==> flow/design.v <==
`timescale 1ns / 1ps
module D_flipflop(
    input D,
    input clk,
    input en,
    input reset,
	 output reg Q
    );
always @ (posedge clk or negedge reset)
if (!reset)
Q <= 1'b0;
else if (en)
Q <= D;
endmodule
`timescale 1ns / 1ps
module Debouncing(
    input In,
    input clk,
    input en,
	 input rst,
    output X
    );
	 wire temp1,temp2,temp3;
D_flipflop ONE(In,clk,en,rst,temp1),
			  TWO(temp1,clk,en,rst,temp2),
			  Three(temp2,clk,en,rst,temp3);
assign X= temp1 && temp2 && temp3 ;
endmodule
`timescale 1ns / 1ps
module Rising_Edge_Detector(
input LEVEL,
input clk,
input en,
input rst,
output Z
    );
reg [1:0] state, nextState;
parameter ONE=2'b00, ZERO=2'b01, EDGE=2'b10, X = 2'b11 ;
always @ (LEVEL or state)  begin
 case (state)
 ONE: if (LEVEL) nextState = ONE;
	else nextState = ZERO;
 ZERO: if (LEVEL) nextState = EDGE;
	else nextState = ZERO;
 EDGE: if (LEVEL) nextState = ONE;
	else nextState = ZERO;
 default:
	nextState = X;
 endcase
 end
always @ (posedge clk or negedge rst) begin
 if(!rst) state <= ZERO;
 else if (en) state <= nextState;
end
assign Z = (state == EDGE);
endmodule
`timescale 1ns / 1ps
module ClockDivider( clk, tick, rst);
	input clk,rst;
	output tick;
	reg out;
	integer i;
	assign tick = (i >= 3) && !out;
	always@(posedge clk or negedge rst) begin
		if(!rst) begin
			i <= 0;
			out <= 1'b0;
		end
		else begin
				if(i<3)
					i <= i+1;
				else begin
					out <= !out;
					i <= 0;
				end
			end
	end
endmodule
`timescale 1ns / 1ps
module UpCounter_SyncReset(clk, en, rst, Q);
input clk, en, rst;
output reg [1:0] Q;
always @ (posedge clk or negedge rst) begin
	if(!rst)
		Q<=2'b00;  
	else if (en) begin
		if(Q == 2'b11)
			Q<=2'b00;
		else
			Q<=Q+1'b1;
			end
end
endmodule
`timescale 1ns / 1ps
module dec(
	input [5:0] sec,
	input [3:0] min2,
	input [3:0] min1,
	input [3:0] H2,
	input [2:0] H1,
	input condition,
	input [3:0] Amin2,
	input [3:0] Amin1,
	input [3:0] AH2,
	input [1:0] AH1,
	input clk,
	input tick,
	input reset,
	output reg [6:0] out,
	output reg [3:0]selector
	);
	reg [6:0] out_min2;
	reg [6:0] out_min1;
	reg [6:0] out_H2;
	reg [6:0] out_H1;
	reg [6:0] out_Amin2;
	reg [6:0] out_Amin1;
	reg [6:0] out_AH2;
	reg [6:0] out_AH1;
always @ (*)
begin
	 case (min2)
			4'b0000: out_min2=7'b0000001;  
			4'b0001: out_min2=7'b1001111;  
			4'b0010: out_min2=7'b0010010;
			4'b0011: out_min2=7'b0000110; 
			4'b0100: out_min2=7'b1001100; 
			4'b0101: out_min2=7'b0100100;
			4'b0110: out_min2=7'b0100000;  
			4'b0111: out_min2=7'b0001111; 
			4'b1000: out_min2=7'b0000000; 
			4'b1001: out_min2=7'b0000100;
			4'b1010: out_min2=7'b0001000;  
			4'b1111: out_min2=7'b1101010;  
			default: out_min2=7'b1111111;  
		endcase
case (min1)
			4'b0000: out_min1=7'b0000001;  
			4'b0001: out_min1=7'b1001111;  
			4'b0010: out_min1=7'b0010010;
			4'b0011: out_min1=7'b0000110; 
			4'b0100: out_min1=7'b1001100; 
			4'b0101: out_min1=7'b0100100;
			4'b0110: out_min1=7'b0100000;  
			4'b0111: out_min1=7'b0001111; 
			4'b1000: out_min1=7'b0000000; 
			4'b1001: out_min1=7'b0000100;
			4'b1010: out_min1=7'b1110000;  
			4'b1111: out_min1=7'b0001000;  
			default: out_min1=7'b1111111;  
		endcase
		case (H2)
			4'b0000: out_H2=7'b0000001;  
			4'b0001: out_H2=7'b1001111;  
			4'b0010: out_H2=7'b0010010;
			4'b0011: out_H2=7'b0000110; 
			4'b0100: out_H2=7'b1001100; 
			4'b0101: out_H2=7'b0100100;
			4'b0110: out_H2=7'b0100000;  
			4'b0111: out_H2=7'b0001111; 
			4'b1000: out_H2=7'b0000000; 
			4'b1001: out_H2=7'b0000100; 
			4'b1010: out_H2=7'b0010000;  
			4'b1111: out_H2=7'b1110001;  
			default: out_H2=7'b1111111;  
		endcase
		case (H1)
			3'b000: out_H1=7'b0000001;  
			3'b001: out_H1=7'b1001111;  
			3'b010: out_H1=7'b0010010;
			3'b011: out_H1=7'b0100100;		 
			3'b111: out_H1=7'b0001000;		 
			default: out_H1=7'b1111111;  
		endcase
case (Amin2)
			4'b0000: out_Amin2=7'b0000001;  
			4'b0001: out_Amin2=7'b1001111;  
			4'b0010: out_Amin2=7'b0010010;
			4'b0011: out_Amin2=7'b0000110; 
			4'b0100: out_Amin2=7'b1001100; 
			4'b0101: out_Amin2=7'b0100100;
			4'b0110: out_Amin2=7'b0100000;  
			4'b0111: out_Amin2=7'b0001111; 
			4'b1000: out_Amin2=7'b0000000; 
			4'b1001: out_Amin2=7'b0000100;
			default: out_Amin2=7'b1111111;  
		endcase
case (Amin1)
			4'b0000: out_Amin1=7'b0000001;  
			4'b0001: out_Amin1=7'b1001111;  
			4'b0010: out_Amin1=7'b0010010;
			4'b0011: out_Amin1=7'b0000110; 
			4'b0100: out_Amin1=7'b1001100; 
			4'b0101: out_Amin1=7'b0100100;
			4'b0110: out_Amin1=7'b0100000;  
			4'b0111: out_Amin1=7'b0001111; 
			4'b1000: out_Amin1=7'b0000000; 
			4'b1001: out_Amin1=7'b0000100;
			default: out_Amin1=7'b1111111;  
		endcase
		case (AH2)
			4'b0000: out_AH2=7'b0000001;  
			4'b0001: out_AH2=7'b1001111;  
			4'b0010: out_AH2=7'b0010010;
			4'b0011: out_AH2=7'b0000110; 
			4'b0100: out_AH2=7'b1001100; 
			4'b0101: out_AH2=7'b0100100;
			4'b0110: out_AH2=7'b0100000;  
			4'b0111: out_AH2=7'b0001111; 
			4'b1000: out_AH2=7'b0000000; 
			4'b1001: out_AH2=7'b0000100; 
			default: out_AH2=7'b1111111;  
		endcase
		case (AH1)
			2'b00: out_AH1=7'b0000001;  
			2'b01: out_AH1=7'b1001111;  
			2'b10: out_AH1=7'b0010010;	
			default: out_AH1=7'b1111111;  
		endcase
end
wire [1:0] kk;
UpCounter_SyncReset clock_only(clk,tick,reset,kk);
always @(*)
if(condition==1'b1)
	case(kk) 
	2'b00:begin selector= 4'b1110; out=out_Amin2; end
	2'b01:begin selector= 4'b1101; out=out_Amin1; end
	2'b10:begin selector= 4'b1011; out=out_AH2; end
	2'b11:begin selector= 4'b0111; out=out_AH1; end
	endcase	
else
	case(kk) 
	2'b00:begin selector= 4'b1110; out=out_min2; end
	2'b01:begin selector= 4'b1101; out=out_min1; end
	2'b10:begin selector= 4'b1011; out=out_H2; end
	2'b11:begin selector= 4'b0111; out=out_H1; end
	endcase
endmodule
`timescale 1ns / 1ps
module clk1 (
	input clk,
	input rst,
	input clr,
	output rise,
	output reg out);
	integer i;
	assign rise = !clr && (i >= 5) && !out;
	always@(posedge clk or negedge rst) begin
		if(!rst) begin
			i <= 0;
			out <= 1'b0;
		end
		else if(clr) begin
			i <= 0;
			out <= 1'b0;
		end
		else begin
				if(i<5)
					i <= i+1;
				else begin
					out <= !out;
					i <= 0;
				end
			end
	end
endmodule
`timescale 1ns / 1ps
module clk2 (
	input clk,
	input rst,
	input clr,
	output rise,
	output reg out);
	integer i;
	assign rise = !clr && (i >= 799) && !out;
	always@(posedge clk or negedge rst) begin
		if(!rst) begin
			i <= 0;
			out <= 1'b0;
		end
		else if(clr) begin
			i <= 0;
			out <= 1'b0;
		end
		else begin
				if(i<799)
					i <= i+1;
				else begin
					out <= !out;
					i <= 0;
				end
			end
	end
endmodule
`timescale 1ns / 1ps
module clk3 (
	input clk,
	input rst,
	input clr,
	output rise,
	output reg out);
	integer i;
	assign rise = !clr && (i >= 24) && !out;
	always@(posedge clk or negedge rst) begin
		if(!rst) begin
			i <= 0;
			out <= 1'b0;
		end
		else if(clr) begin
			i <= 0;
			out <= 1'b0;
		end
		else begin
				if(i<24)
					i <= i+1;
				else begin
					out <= !out;
					i <= 0;
				end
			end
	end
endmodule
`timescale 1ns / 1ps
module I2s(
	 input CLK,
	 input rst,
	 input enable,
	 output S_CLK,
	 output LR_CLK,
	 output M_CLK,
	 output reg Sin
    );
wire [15:0] data= 16'b1101101101101110;
wire clk1,clk2,clk3;
wire rise1,rise2,rise3;
clk1  five_hundred_500KHz	 (CLK,rst,!enable,rise1,clk1);
clk2  four_4KHz			 	 (CLK,rst,!enable,rise2,clk2);
clk3 thirty_two_times_128KHz(CLK,rst,!enable,rise3,clk3);
assign M_CLK = clk1;
assign LR_CLK = clk2;
assign S_CLK = clk3;
integer i;
always @(posedge CLK or negedge rst)
begin
	if (!rst)
		begin
		i <=0;
		Sin <= 1'b0;
		end
	else if (!enable)
		begin
		i <=0;
		Sin <= 1'b0;
		end
	else if (rise3)
		begin
		Sin<=data[i[3:0]];
		i <= i+1;
		end
end
endmodule
`timescale 1ns / 1ps
module digital_loc(
    input key_a,
    input key_b,
    input key_c,
    input key_d,
    input reset,
	 input clk,
    output [6:0] postion_state,
	 output  [3:0] x,
	 output reg [1:0] Led2,
	 output  [3:0] selector,
	 output reg dot,
	 output S_CLK,
	 output LR_CLK,
	 output M_CLK,
	 output  Sin
    );
	  wire tick;
	 reg [3:0] min2; reg[3:0] min1; reg[2:0] H1; reg [3:0] H2;
	 reg [3:0] A_min2; reg [3:0] A_min1; reg [1:0] A_H1; reg [3:0] A_H2;
	 reg [5:0] sec;
	 ClockDivider twohundredHZ(clk, tick, reset);
	 wire tempa, tempb, tempc, tempd;
	 Debouncing a(key_a,clk,tick,reset,tempa),
					b(key_b,clk,tick,reset,tempb),
					c(key_c,clk,tick,reset,tempc),
					d(key_d,clk,tick,reset,tempd);
	 wire tempAA,tempBB,tempCC,tempDD;
	Rising_Edge_Detector		AA(tempa,clk,tick,reset,tempAA),
									BB(tempb,clk,tick,reset,tempBB),
									CC(tempc,clk,tick,reset,tempCC),
									DD(tempd,clk,tick,reset,tempDD);
integer interal_counter;
reg alarm_sound;
reg [20:0] old_value;
reg condition_alarm;
 reg [3:0] state, nextState;
parameter state_Clock=4'b0001        ,state_Adjust_min2= 4'b0010;
parameter state_Adjust_min1= 4'b0011 ,state_Adjust_H2= 4'b0100;
parameter state_Adjust_H1= 4'b0101   ,state_Adjust_Amin2= 4'b0110;
parameter state_Adjust_Amin1= 4'b0111,state_Adjust_AH2= 4'b1000;
parameter state_Adjust_AH1= 4'b1001  ,state_Pause=4'b1010;
parameter state_Stop_A= 4'b1011      , state_Adjust_X=4'b1111;
assign x = state;
always @(*)
	condition_alarm = (state == state_Adjust_Amin2) || (state == state_Adjust_Amin1) ||
	                  (state == state_Adjust_AH2)   || (state == state_Adjust_AH1);
always @ (*)
if(!tempAA && !tempBB   )
	nextState=state;
else
 case (state)
	state_Clock: begin if(tempAA) nextState = state_Adjust_min2;
	else if(tempBB) nextState =state_Pause;
	else  nextState = state_Clock; end
	state_Pause: begin if(tempBB) nextState=state_Clock;
	else nextState=state_Pause; end
	state_Adjust_min2: begin if(tempAA) nextState= state_Adjust_min1;
	else nextState= state_Clock; end
	state_Adjust_min1: begin if(tempAA) nextState= state_Adjust_H2;
	else nextState= state_Clock; end
	state_Adjust_H2: begin if(tempAA) nextState= state_Adjust_H1;
	else nextState= state_Clock; end
	state_Adjust_H1: begin if(tempAA) nextState= state_Adjust_Amin2;
	else nextState= state_Clock; end
	state_Adjust_Amin2: begin if(tempAA) nextState= state_Adjust_Amin1;
	else nextState= state_Clock; end
	state_Adjust_Amin1: begin if(tempAA) nextState= state_Adjust_AH2;
	else nextState= state_Clock; end
	state_Adjust_AH2:begin if(tempAA) nextState= state_Adjust_AH1;
	else nextState= state_Clock; end
	state_Adjust_AH1:begin if(tempAA) nextState= state_Adjust_min2;
	else nextState= state_Clock; end
 default: nextState = state_Adjust_X;
 endcase
always @ (posedge clk or negedge reset)
begin
	if(!reset)
		state <= state_Clock;
	else if(tick)
		state <= nextState;
end
always @(posedge clk or negedge reset)
	if(!reset )
			begin
				min2<=0;
				min1<=0;
				H1 <=0;
				H2 <=0;
				sec<=0;
				A_min2<=0;
				A_min1<=4'b0000;
				A_H1 <=0;
				A_H2 <=0;
				Led2<=2'b00;
				alarm_sound<=0;
				interal_counter<=0;
				dot<=0;
				old_value<=21'b0;
			end
else if(tick) begin
if(interal_counter<199)
					interal_counter<=interal_counter+1;
else begin
							interal_counter<=0;
							dot<=!dot;
if(state == state_Pause) begin min2<=min2; min1<=min1; H1<=H1; H2<=H2; dot<=0; end   
else if(Led2==2'b11)
							begin
							Led2<=2'b00; alarm_sound<=0; sec<=old_value[5:0];
							min2<=old_value[9:6]; min1<= old_value[13:10]; H2<= old_value[17:14]; H1<= old_value[20:18];
							old_value <=21'b000000000000000000000;
							end
else begin
							if(sec == 6'b111011)
								begin
								sec <= 6'b000000;
								if(min2==4'b1001)
									begin
									min2<=4'b0000;
									if(min1==4'b0101)
										begin
										min1<=4'b0000;
										if( (H1==3'b010) && (H2==4'b0011) )
											begin H1<=3'b000; H2<=4'b0000; end
										else if(H2==4'b1001)
											begin H2<=4'b0000; H1<=H1+1'b1; end
										else
											H2<=H2+1'b1;
										end
									else
										min1<=min1+1'b1;
									end
								else
									min2<=min2+1'b1;
								end
							else
								sec <= sec+1'b1;
							if( (H1==A_H1) && (H2==A_H2) && (min1==A_min1) && (min2==A_min2) && (sec==6'b000000))
								begin
								Led2<=2'b11; alarm_sound<=1;
								old_value <={H1,H2,min1,min2,(sec+1'b1)};
								min2<= 4'b1111; min1<= 4'b1111; H2<= 4'b1111; H1<= 3'b111;
								end
		end
		end
if((state != state_Clock) && (state != state_Pause))
		begin
		dot<=0;
		begin min2<=min2; min1<=min1; H1<=H1; H2<=H2; end
		 if((tempCC==1) && (state == state_Adjust_min2))
			if(min2==4'b1001)
					min2 <= 4'b0000;
			else	min2<=min2+1'b1;
	else if((tempCC==1) && (state == state_Adjust_min1))
			if(min1==4'b0101)
					min1 <= 4'b0000;
			else	min1<=min1+1'b1;
	else if((tempCC==1) && (state == state_Adjust_H2))
			if( H2==4'b1001)
					H2<=4'b0000;
			else
					H2<=H2+1'b1;
	else if((tempCC==1) && (state == state_Adjust_H1))
			if(H1==3'b010)
				H1<=3'b000;
			else	H1<=H1+1'b1;
	else if((tempCC==1) && (state == state_Adjust_Amin2))
			begin
			if(A_min2==4'b1001)
					A_min2 <= 4'b0000;
			else	A_min2<= A_min2+1'b1;
			end
	else if((tempCC==1) && (state == state_Adjust_Amin1))
			begin
			if(A_min1==4'b0101)
					A_min1 <= 4'b0000;
			else	A_min1<=A_min1+1'b1;
			end
	else if((tempCC==1) && (state == state_Adjust_AH2))
			begin
			if( A_H2==4'b1001)
					A_H2<=4'b0000;
			else
					A_H2<=A_H2+1'b1;
			end
	else if((tempCC==1) && (state == state_Adjust_AH1))
			begin
			if(A_H1==2'b10)
				A_H1<=2'b00;
			else	A_H1<=A_H1+1'b1;
			end
if((tempDD==1) && (state == state_Adjust_min2))
			if( min2==0)
					min2<= 4'b1001;
			else
					min2<=min2-1'b1;
	else if((tempDD==1) && (state == state_Adjust_min1))
			if(min1==0)
				min1 <= 4'b0101;
			else
				min1<=min1-1'b1;
	else if((tempDD==1) && (state == state_Adjust_H2))
			if( H2==0)
				H2<=4'b1001;
			else
				H2<=H2-1'b1;
	else if((tempDD==1) && (state == state_Adjust_H1))
			if (H1==0)
				H1 <= 3'b010;
			else
				H1 <= H1-1'b1;
	else if((tempDD==1) && (state == state_Adjust_Amin2))
			begin
			if( A_min2==0)
					A_min2<= 4'b1001;
			else
					A_min2<=A_min2-1'b1;
			end
	else if((tempDD==1) && (state == state_Adjust_Amin1))
			begin
			if(A_min1==0)
				A_min1 <= 4'b0101;
			else
				A_min1<=A_min1-1'b1;
			end
	else if((tempDD==1) && (state == state_Adjust_AH2))
			begin
			if( A_H2==0)
				A_H2<=4'b1001;
			else
				A_H2<=A_H2-1'b1;
			end
	else if((tempDD==1) && (state == state_Adjust_AH1))
			begin
			if (A_H1==0)
				A_H1 <= 2'b10;
			else
				A_H1 <= A_H1-1'b1;
			end
end
end
I2s sound(clk,reset,alarm_sound,S_CLK,LR_CLK,M_CLK,Sin);
dec print_satus(sec,min2,min1,H2,H1,condition_alarm,A_min2, A_min1, A_H2,A_H1,clk,tick,reset, postion_state,selector);
endmodule
; ---- Tool chain data of digital_loc
; The steps from the RTL of digital_loc to its reports follow in flow order.
; Lines are those of the file above, counted from 1.
; Cell names lack the library's common part.
; The mark n/a stands for no value.
[setup]
top_module = digital_loc
clock = clk
cell_library = sky130hd
pvt_corner = tt_025C_1v80

; ---- Elaborated design
; Yosys after proc, flatten, opt, wreduce and memory -nomap, before mapping. Memory bits, and registers merged into a memory's read port (data or address), are not among the register bits. Print and check cells are not counted. Equal cells are merged and count once.
; Yosys's memory passes give these memory sizes; they may raise the number of words (mostly to a power of two), join words into wider ones and drop unused or constant bits.
[bits]
register_bits = 283
latchBits = 0
mem_bits_rw = 0
rom_bits = 672
clocked_rd_ports_x_width = 0
mem_count = 6
inputBits = 6
[classes]
add_sub_neg = 24
mul = 0
div = 0
n_cmp = 7
eq_ne = 49
shifts = 1
n_mux = 180
logic = 3
n_reduce_logical = 76
[memory_table]
columns = memory, size, word_bits, read_ports, write_ports, line_no
row1 = (name not given), 16, 7, 1, 0, 122  ; case (min2)
row2 = (name not given), 16, 7, 1, 0, 137  ; case (min1)
row3 = (name not given), 16, 7, 1, 0, 152  ; case (H2)
row4 = (name not given), 16, 7, 1, 0, 175  ; case (Amin2)
row5 = (name not given), 16, 7, 1, 0, 188  ; case (Amin1)
row6 = (name not given), 16, 7, 1, 0, 201  ; case (AH2)
[ops]
columns = op, n
row1 = 4-bit two-way mux, 87
row2 = 32-bit two-way mux, 10
row3 = 32-bit by 2-bit adder with 32-bit output (second input constant), 6
row4 = 3-bit two-way mux, 24
row5 = 7-bit case mux with 4-bit select, 2
row6 = 2-bit two-way mux, 27
row7 = 21-bit two-way mux, 2
row8 = 4-bit case mux with 10-bit select, 1
row9 = 7-bit case mux with 5-bit select, 1
row10 = 1-bit logical AND, 34
row11 = 32-bit by 11-bit < comparator with 1-bit output (second input constant), 1
row12 = 32-bit by 3-bit >= comparator with 1-bit output (second input constant), 1
row13 = 32-bit by 3-bit < comparator with 1-bit output (second input constant), 1
row14 = 32-bit by 4-bit < comparator with 1-bit output (second input constant), 1
row15 = 32-bit by 6-bit >= comparator with 1-bit output (second input constant), 1
row16 = 32-bit by 6-bit < comparator with 1-bit output (second input constant), 1
row17 = 32-bit by 9-bit < comparator with 1-bit output (second input constant), 1
row18 = 4-bit == test (second input constant), 7
row19 = 4-bit by 1-bit adder with 4-bit output (second input constant), 6
row20 = 4-bit by 1-bit subtractor with 4-bit output (second input constant), 6
row21 = 4-bit by 3-bit == test with 1-bit output (second input constant), 6
row22 = 4-bit logical NOT, 6
row23 = 7-bit case mux with 3-bit select, 1
row24 = 1-bit two-way mux, 17
row25 = 16-bit by 4-bit indexed select with 1-bit output (first input constant), 1
row26 = 2-bit == test (second input constant), 8
row27 = 4-bit case mux with 4-bit select, 1
row28 = 2-bit case mux with 2-bit select, 4
; Other operator kinds: 37; their cells: 76.

; ---- Longest topological paths
; Yosys ltp: most cells in a row. Word level: on the elaborated netlist, between registers, memories and ports. Mapped: between sequential cells and ports; inverters and the memories' decode and read muxes count.
[depth]
depth_word = 18
ABC_AREA = 0
depth_mapped = 9
ltp_nobuf = 8

; ---- Netlist
; The flow's flattened synthesis, as Yosys stat reports it; memories are mapped. The netlist is that of the ABC_AREA named above (0 if unset); the other value can give another one.
; Totals and module areas in this step are rounded.
[by_type]
columns = cell, n
row1 = dfrtp_1, 252
row2 = ha_1, 72
row3 = nor2_1, 238
row4 = xor2_1, 86
row5 = nand2_1, 185
row6 = xnor2_1, 72
row7 = o21ai_0, 109
row8 = a21oi_1, 89
row9 = nand3_1, 82
row10 = inv_1, 85
row11 = clkbuf_1, 77
row12 = nor4_1, 46
row13 = nor3_1, 49
row14 = nand4_1, 37
row15 = mux2i_1, 23
row16 = and3_1, 36
row17 = mux2_2, 18
row18 = and4_1, 17
; Other cell types: 66; their cells: 271.
[mapped]
stdcells = 1844
mapped_area_mm2 = 0.016
sequential_area_mm2 = 0.00644
ff_cells = 257
n_buf = 91
; By module: a second synthesis without flattening, with its own total; a netlist apart from the flattened one above.
[hier_totals]
hier_cells = 1884
area_unflattened_mm2 = 0.0167
; Each row is one instance without its submodules.
[modules]
columns = mod, instances, cells, area_mm2, mod_seq_area_mm2
row1 = digital_loc, 1, 750, 0.00635, 0.00235
row2 = clk1, 1, 192, 0.00184, 0.000826
row3 = clk3, 1, 189, 0.00181, 0.000826
row4 = dec, 1, 268, 0.00181, 0
row5 = ClockDivider, 1, 183, 0.00177, 0.000826
row6 = clk2, 1, 193, 0.00177, 0.000826
row7 = D_flipflop, 12, 2, 0.00004, 0.000025
row8 = Rising_Edge_Detector, 4, 12, 0.00012, 0.0000763
row9 = I2s, 1, 27, 0.000293, 0.000125
row10 = UpCounter_SyncReset, 1, 6, 0.0000888, 0.00005
row11 = Debouncing, 4, 1, 0.0000063, 0

; ---- Path before layout
; Path of least setup slack by OpenSTA after synthesis, without wires, with an ideal clock, recovery checks aside; 20% of the period is set as input and as output delay. Where synthesis merged equal registers, the netlist keeps one of their names.
[synth_timing]
path_type = register to output
from = register print_satus.clock_only.Q[1]
to = output port postion_state[0]
clock_period_ps = 10000
output_delay_ps = 2000
t_first_pin_ps = 0
arrival_ps = 1921
required_time_ps = 8000
slack_ps = 6079
path_delay_ps = 1921
stages = 10
n_path_buf = 1
period_less_setup_slack_ps = 3921
; "path_delay_ps" = arrival - input delay + setup time.
; A path that ends at an output port has no setup time.
; "stages": output pins that drive a net of the path, with the launching flip-flop's if there is one; two outputs of one cell count as two.
; "period_less_setup_slack_ps" = period - worst setup slack (recovery checks aside). The figure is calculated, with input and output delays left at 20% of the set period.
; The rows between start and end are the longest chain of elaborated cells between them; the timing report does not say that the signal goes this way. Where chains are equally long, one stands for them.
; Each line given opens the expression or statement behind the cell; cells for indexed reads and writes are added by Yosys, which also makes memories of some case tables.
; At most two assigning lines are given for a register; there are more.
[synth_between]
cell_sequence = dfrtp_1 -> inv_1 -> ha_1 -> clkbuf_1 -> inv_1 -> a21oi_1 -> o21ai_0 -> o211a_1 -> mux4_2 -> inv_1
elab_chain_len = 3
cone_cells = 7
[synth_lines]
columns = item, line_no
row1 = start: declaration, 82  ; output reg [1:0] Q;
row2 = start: assignment, 85  ; Q<=2'b00;
row3 = start: assignment, 90  ; Q<=Q+1'b1;
row4 = 2-bit == test, 232  ; case(kk)
row5 = 7-bit case mux with 4-bit select, 232
row6 = 7-bit two-way mux, 224  ; if(condition==1'b1)
row7 = end: declaration, 370  ; output [6:0] postion_state,

; ---- Timing after layout
; Path of least setup slack in the final report of flow run A (OpenROAD, finished layout, wires in). Where an end is a register, its clock arrival counts in the times.
; The report prints the path's times to 10 ps; the period is as set.
[layout_timing]
path_type = register to output
from = register print_satus.clock_only.Q[0]
to = output port postion_state[3]
clock_period_ps = 10000
output_delay_ps = 2000
t_first_pin_ps = 570
arrival_ps = 3460
required_time_ps = 8000
slack_ps = 4540
stages = 8
n_path_buf = 1
; The rows between start and end are the longest chain of elaborated cells between them; the timing report does not say that the signal goes this way. Where chains are equally long, one stands for them.
; At most two assigning lines are given for a register; there are more.
[layout_between]
cell_sequence = dfrtp_1 -> inv_1 -> ha_1 -> clkinv_1 -> o2111ai_1 -> o21ai_0 -> a41oi_1 -> clkdlybuf4s50_1
elab_chain_len = 3
cone_cells = 7
[layout_lines]
columns = item, line_no
row1 = start: declaration, 82  ; output reg [1:0] Q;
row2 = start: assignment, 85  ; Q<=2'b00;
row3 = start: assignment, 90  ; Q<=Q+1'b1;
row4 = 2-bit == test, 232  ; case(kk)
row5 = 7-bit case mux with 4-bit select, 232
row6 = 7-bit two-way mux, 224  ; if(condition==1'b1)
row7 = end: declaration, 370  ; output [6:0] postion_state,

; Measured results for digital_loc: 6 stored runs of the Yosys and OpenROAD flow on sky130hd. The settings differ; the order carries no meaning. The constraints put input and output delay at 20% of the set period each and load the outputs with 0.01 pF.
; "clock_period_reached_ps" means the clock period less the worst setup slack. The figure is calculated, with input and output delays left at 20% of the set period.
; By "worst_setup_path_time_ps" is meant the share of the clock period that the worst setup path is allowed (20% is reserved at inputs, 20% at outputs), minus its slack. Clock arrival times at its registers enter into it.
; By "power_total_mw" is meant OpenSTA's value without simulated activity: inputs other than the clock are taken to toggle once in ten clock periods, and the tool carries that through the logic.
; "worst_setup_path_time_ps" is known to 10 ps.
; Values from the reports are rounded here.

[flow run A: settings]
CORE_MARGIN = 10
CORE_UTILIZATION = 24
CTS_CLUSTER_SIZE = 84
GPL_TIMING_DRIVEN = 1
HOLD_SLACK_MARGIN = -0.08
SLEW_MARGIN = 30
TNS_END_PERCENT = 55
period_ns = 10.0
CAP_MARGIN = 20
[flow run A: results]
clock_period_reached_ps = 5459
power_total_mw = 2.25
yosys_chip_area_mm2 = 0.016
stdcell_area_mm2 = 0.0182
final_util_pct = 27.6
fin_ws_ps = 4540
design_die_area_mm2 = 0.0774
worst_setup_path_time_ps = 3460
path_kind = register to output

[flow run B: settings]
CELL_PAD_IN_SITES_DETAIL_PLACEMENT = 0
CELL_PAD_IN_SITES_GLOBAL_PLACEMENT = 1
CORE_UTILIZATION = 17
CTS_CLUSTER_DIAMETER = 78
CTS_CLUSTER_SIZE = 100
PLACE_DENSITY_LB_ADDON = 0.22
SETUP_SLACK_MARGIN = -0.31
period_ns = 8.47
CAP_MARGIN = 20
CORE_MARGIN = 2
SLEW_MARGIN = 20
[flow run B: results]
clock_period_reached_ps = 5196
power_total_mw = 2.65
yosys_chip_area_mm2 = 0.016
stdcell_area_mm2 = 0.0187
final_util_pct = 20.0
fin_ws_ps = 3270
design_die_area_mm2 = 0.0966
worst_setup_path_time_ps = 3500
path_kind = register to output

[flow run C: settings]
CAP_MARGIN = 25
CELL_PAD_IN_SITES_DETAIL_PLACEMENT = 1
CELL_PAD_IN_SITES_GLOBAL_PLACEMENT = 1
CORE_ASPECT_RATIO = 0.84
CORE_MARGIN = 2
CORE_UTILIZATION = 40
CTS_CLUSTER_DIAMETER = 32
GPL_ROUTABILITY_DRIVEN = 0
GPL_TIMING_DRIVEN = 1
MAX_ROUTING_LAYER = met5
MIN_ROUTING_LAYER = met1
PLACE_DENSITY = 0.45
TNS_END_PERCENT = 75
period_ns = 6.81
SLEW_MARGIN = 20
[flow run C: results]
clock_period_reached_ps = 4769
power_total_mw = 4.77
yosys_chip_area_mm2 = 0.016
stdcell_area_mm2 = 0.019
final_util_pct = 48.0
fin_ws_ps = 2040
design_die_area_mm2 = 0.0416
worst_setup_path_time_ps = 3410
path_kind = register to output

[flow run D: settings]
CELL_PAD_IN_SITES_DETAIL_PLACEMENT = 2
CELL_PAD_IN_SITES_GLOBAL_PLACEMENT = 1
CORE_ASPECT_RATIO = 0.84
CORE_MARGIN = 2
CORE_UTILIZATION = 40
CTS_CLUSTER_DIAMETER = 32
GPL_TIMING_DRIVEN = 0
MAX_ROUTING_LAYER = met4
MIN_ROUTING_LAYER = met2
PLACE_DENSITY = 0.45
TNS_END_PERCENT = 20
period_ns = 3.66
CAP_MARGIN = 20
SLEW_MARGIN = 20
[flow run D: results]
clock_period_reached_ps = 3840
power_total_mw = 9.36
yosys_chip_area_mm2 = 0.016
stdcell_area_mm2 = 0.0198
final_util_pct = 49.9
fin_ws_ps = -180
design_die_area_mm2 = 0.0416
worst_setup_path_time_ps = 3110
path_kind = register to output

[flow run E: settings]
CAP_MARGIN = 5
CELL_PAD_IN_SITES_DETAIL_PLACEMENT = 1
CELL_PAD_IN_SITES_GLOBAL_PLACEMENT = 3
CORE_MARGIN = 10
CORE_UTILIZATION = 46
CTS_CLUSTER_SIZE = 84
GPL_ROUTABILITY_DRIVEN = 0
GPL_TIMING_DRIVEN = 0
HOLD_SLACK_MARGIN = -0.08
MAX_ROUTING_LAYER = met4
MIN_ROUTING_LAYER = met2
SETUP_SLACK_MARGIN = -0.3
SLEW_MARGIN = 30
TNS_END_PERCENT = 55
period_ns = 4.87
[flow run E: results]
clock_period_reached_ps = 4820
power_total_mw = 4.79
yosys_chip_area_mm2 = 0.016
stdcell_area_mm2 = 0.0181
final_util_pct = 52.4
fin_ws_ps = 50
design_die_area_mm2 = 0.0426
worst_setup_path_time_ps = 3850
path_kind = register to output

[flow run F: settings]
ABC_AREA = 1
CAP_MARGIN = 10
CELL_PAD_IN_SITES_DETAIL_PLACEMENT = 2
CELL_PAD_IN_SITES_GLOBAL_PLACEMENT = 3
CORE_UTILIZATION = 41
CTS_CLUSTER_DIAMETER = 332
CTS_CLUSTER_SIZE = 34
MAX_ROUTING_LAYER = met4
PLACE_DENSITY = 0.84
SETUP_SLACK_MARGIN = 1.92
period_ns = 8.25
CORE_MARGIN = 2
SLEW_MARGIN = 20
[flow run F: results]
clock_period_reached_ps = 4936
power_total_mw = 2.00
yosys_chip_area_mm2 = 0.0174
stdcell_area_mm2 = 0.0185
final_util_pct = 44.0
fin_ws_ps = 3310
design_die_area_mm2 = 0.0442
worst_setup_path_time_ps = 3290
path_kind = register to output
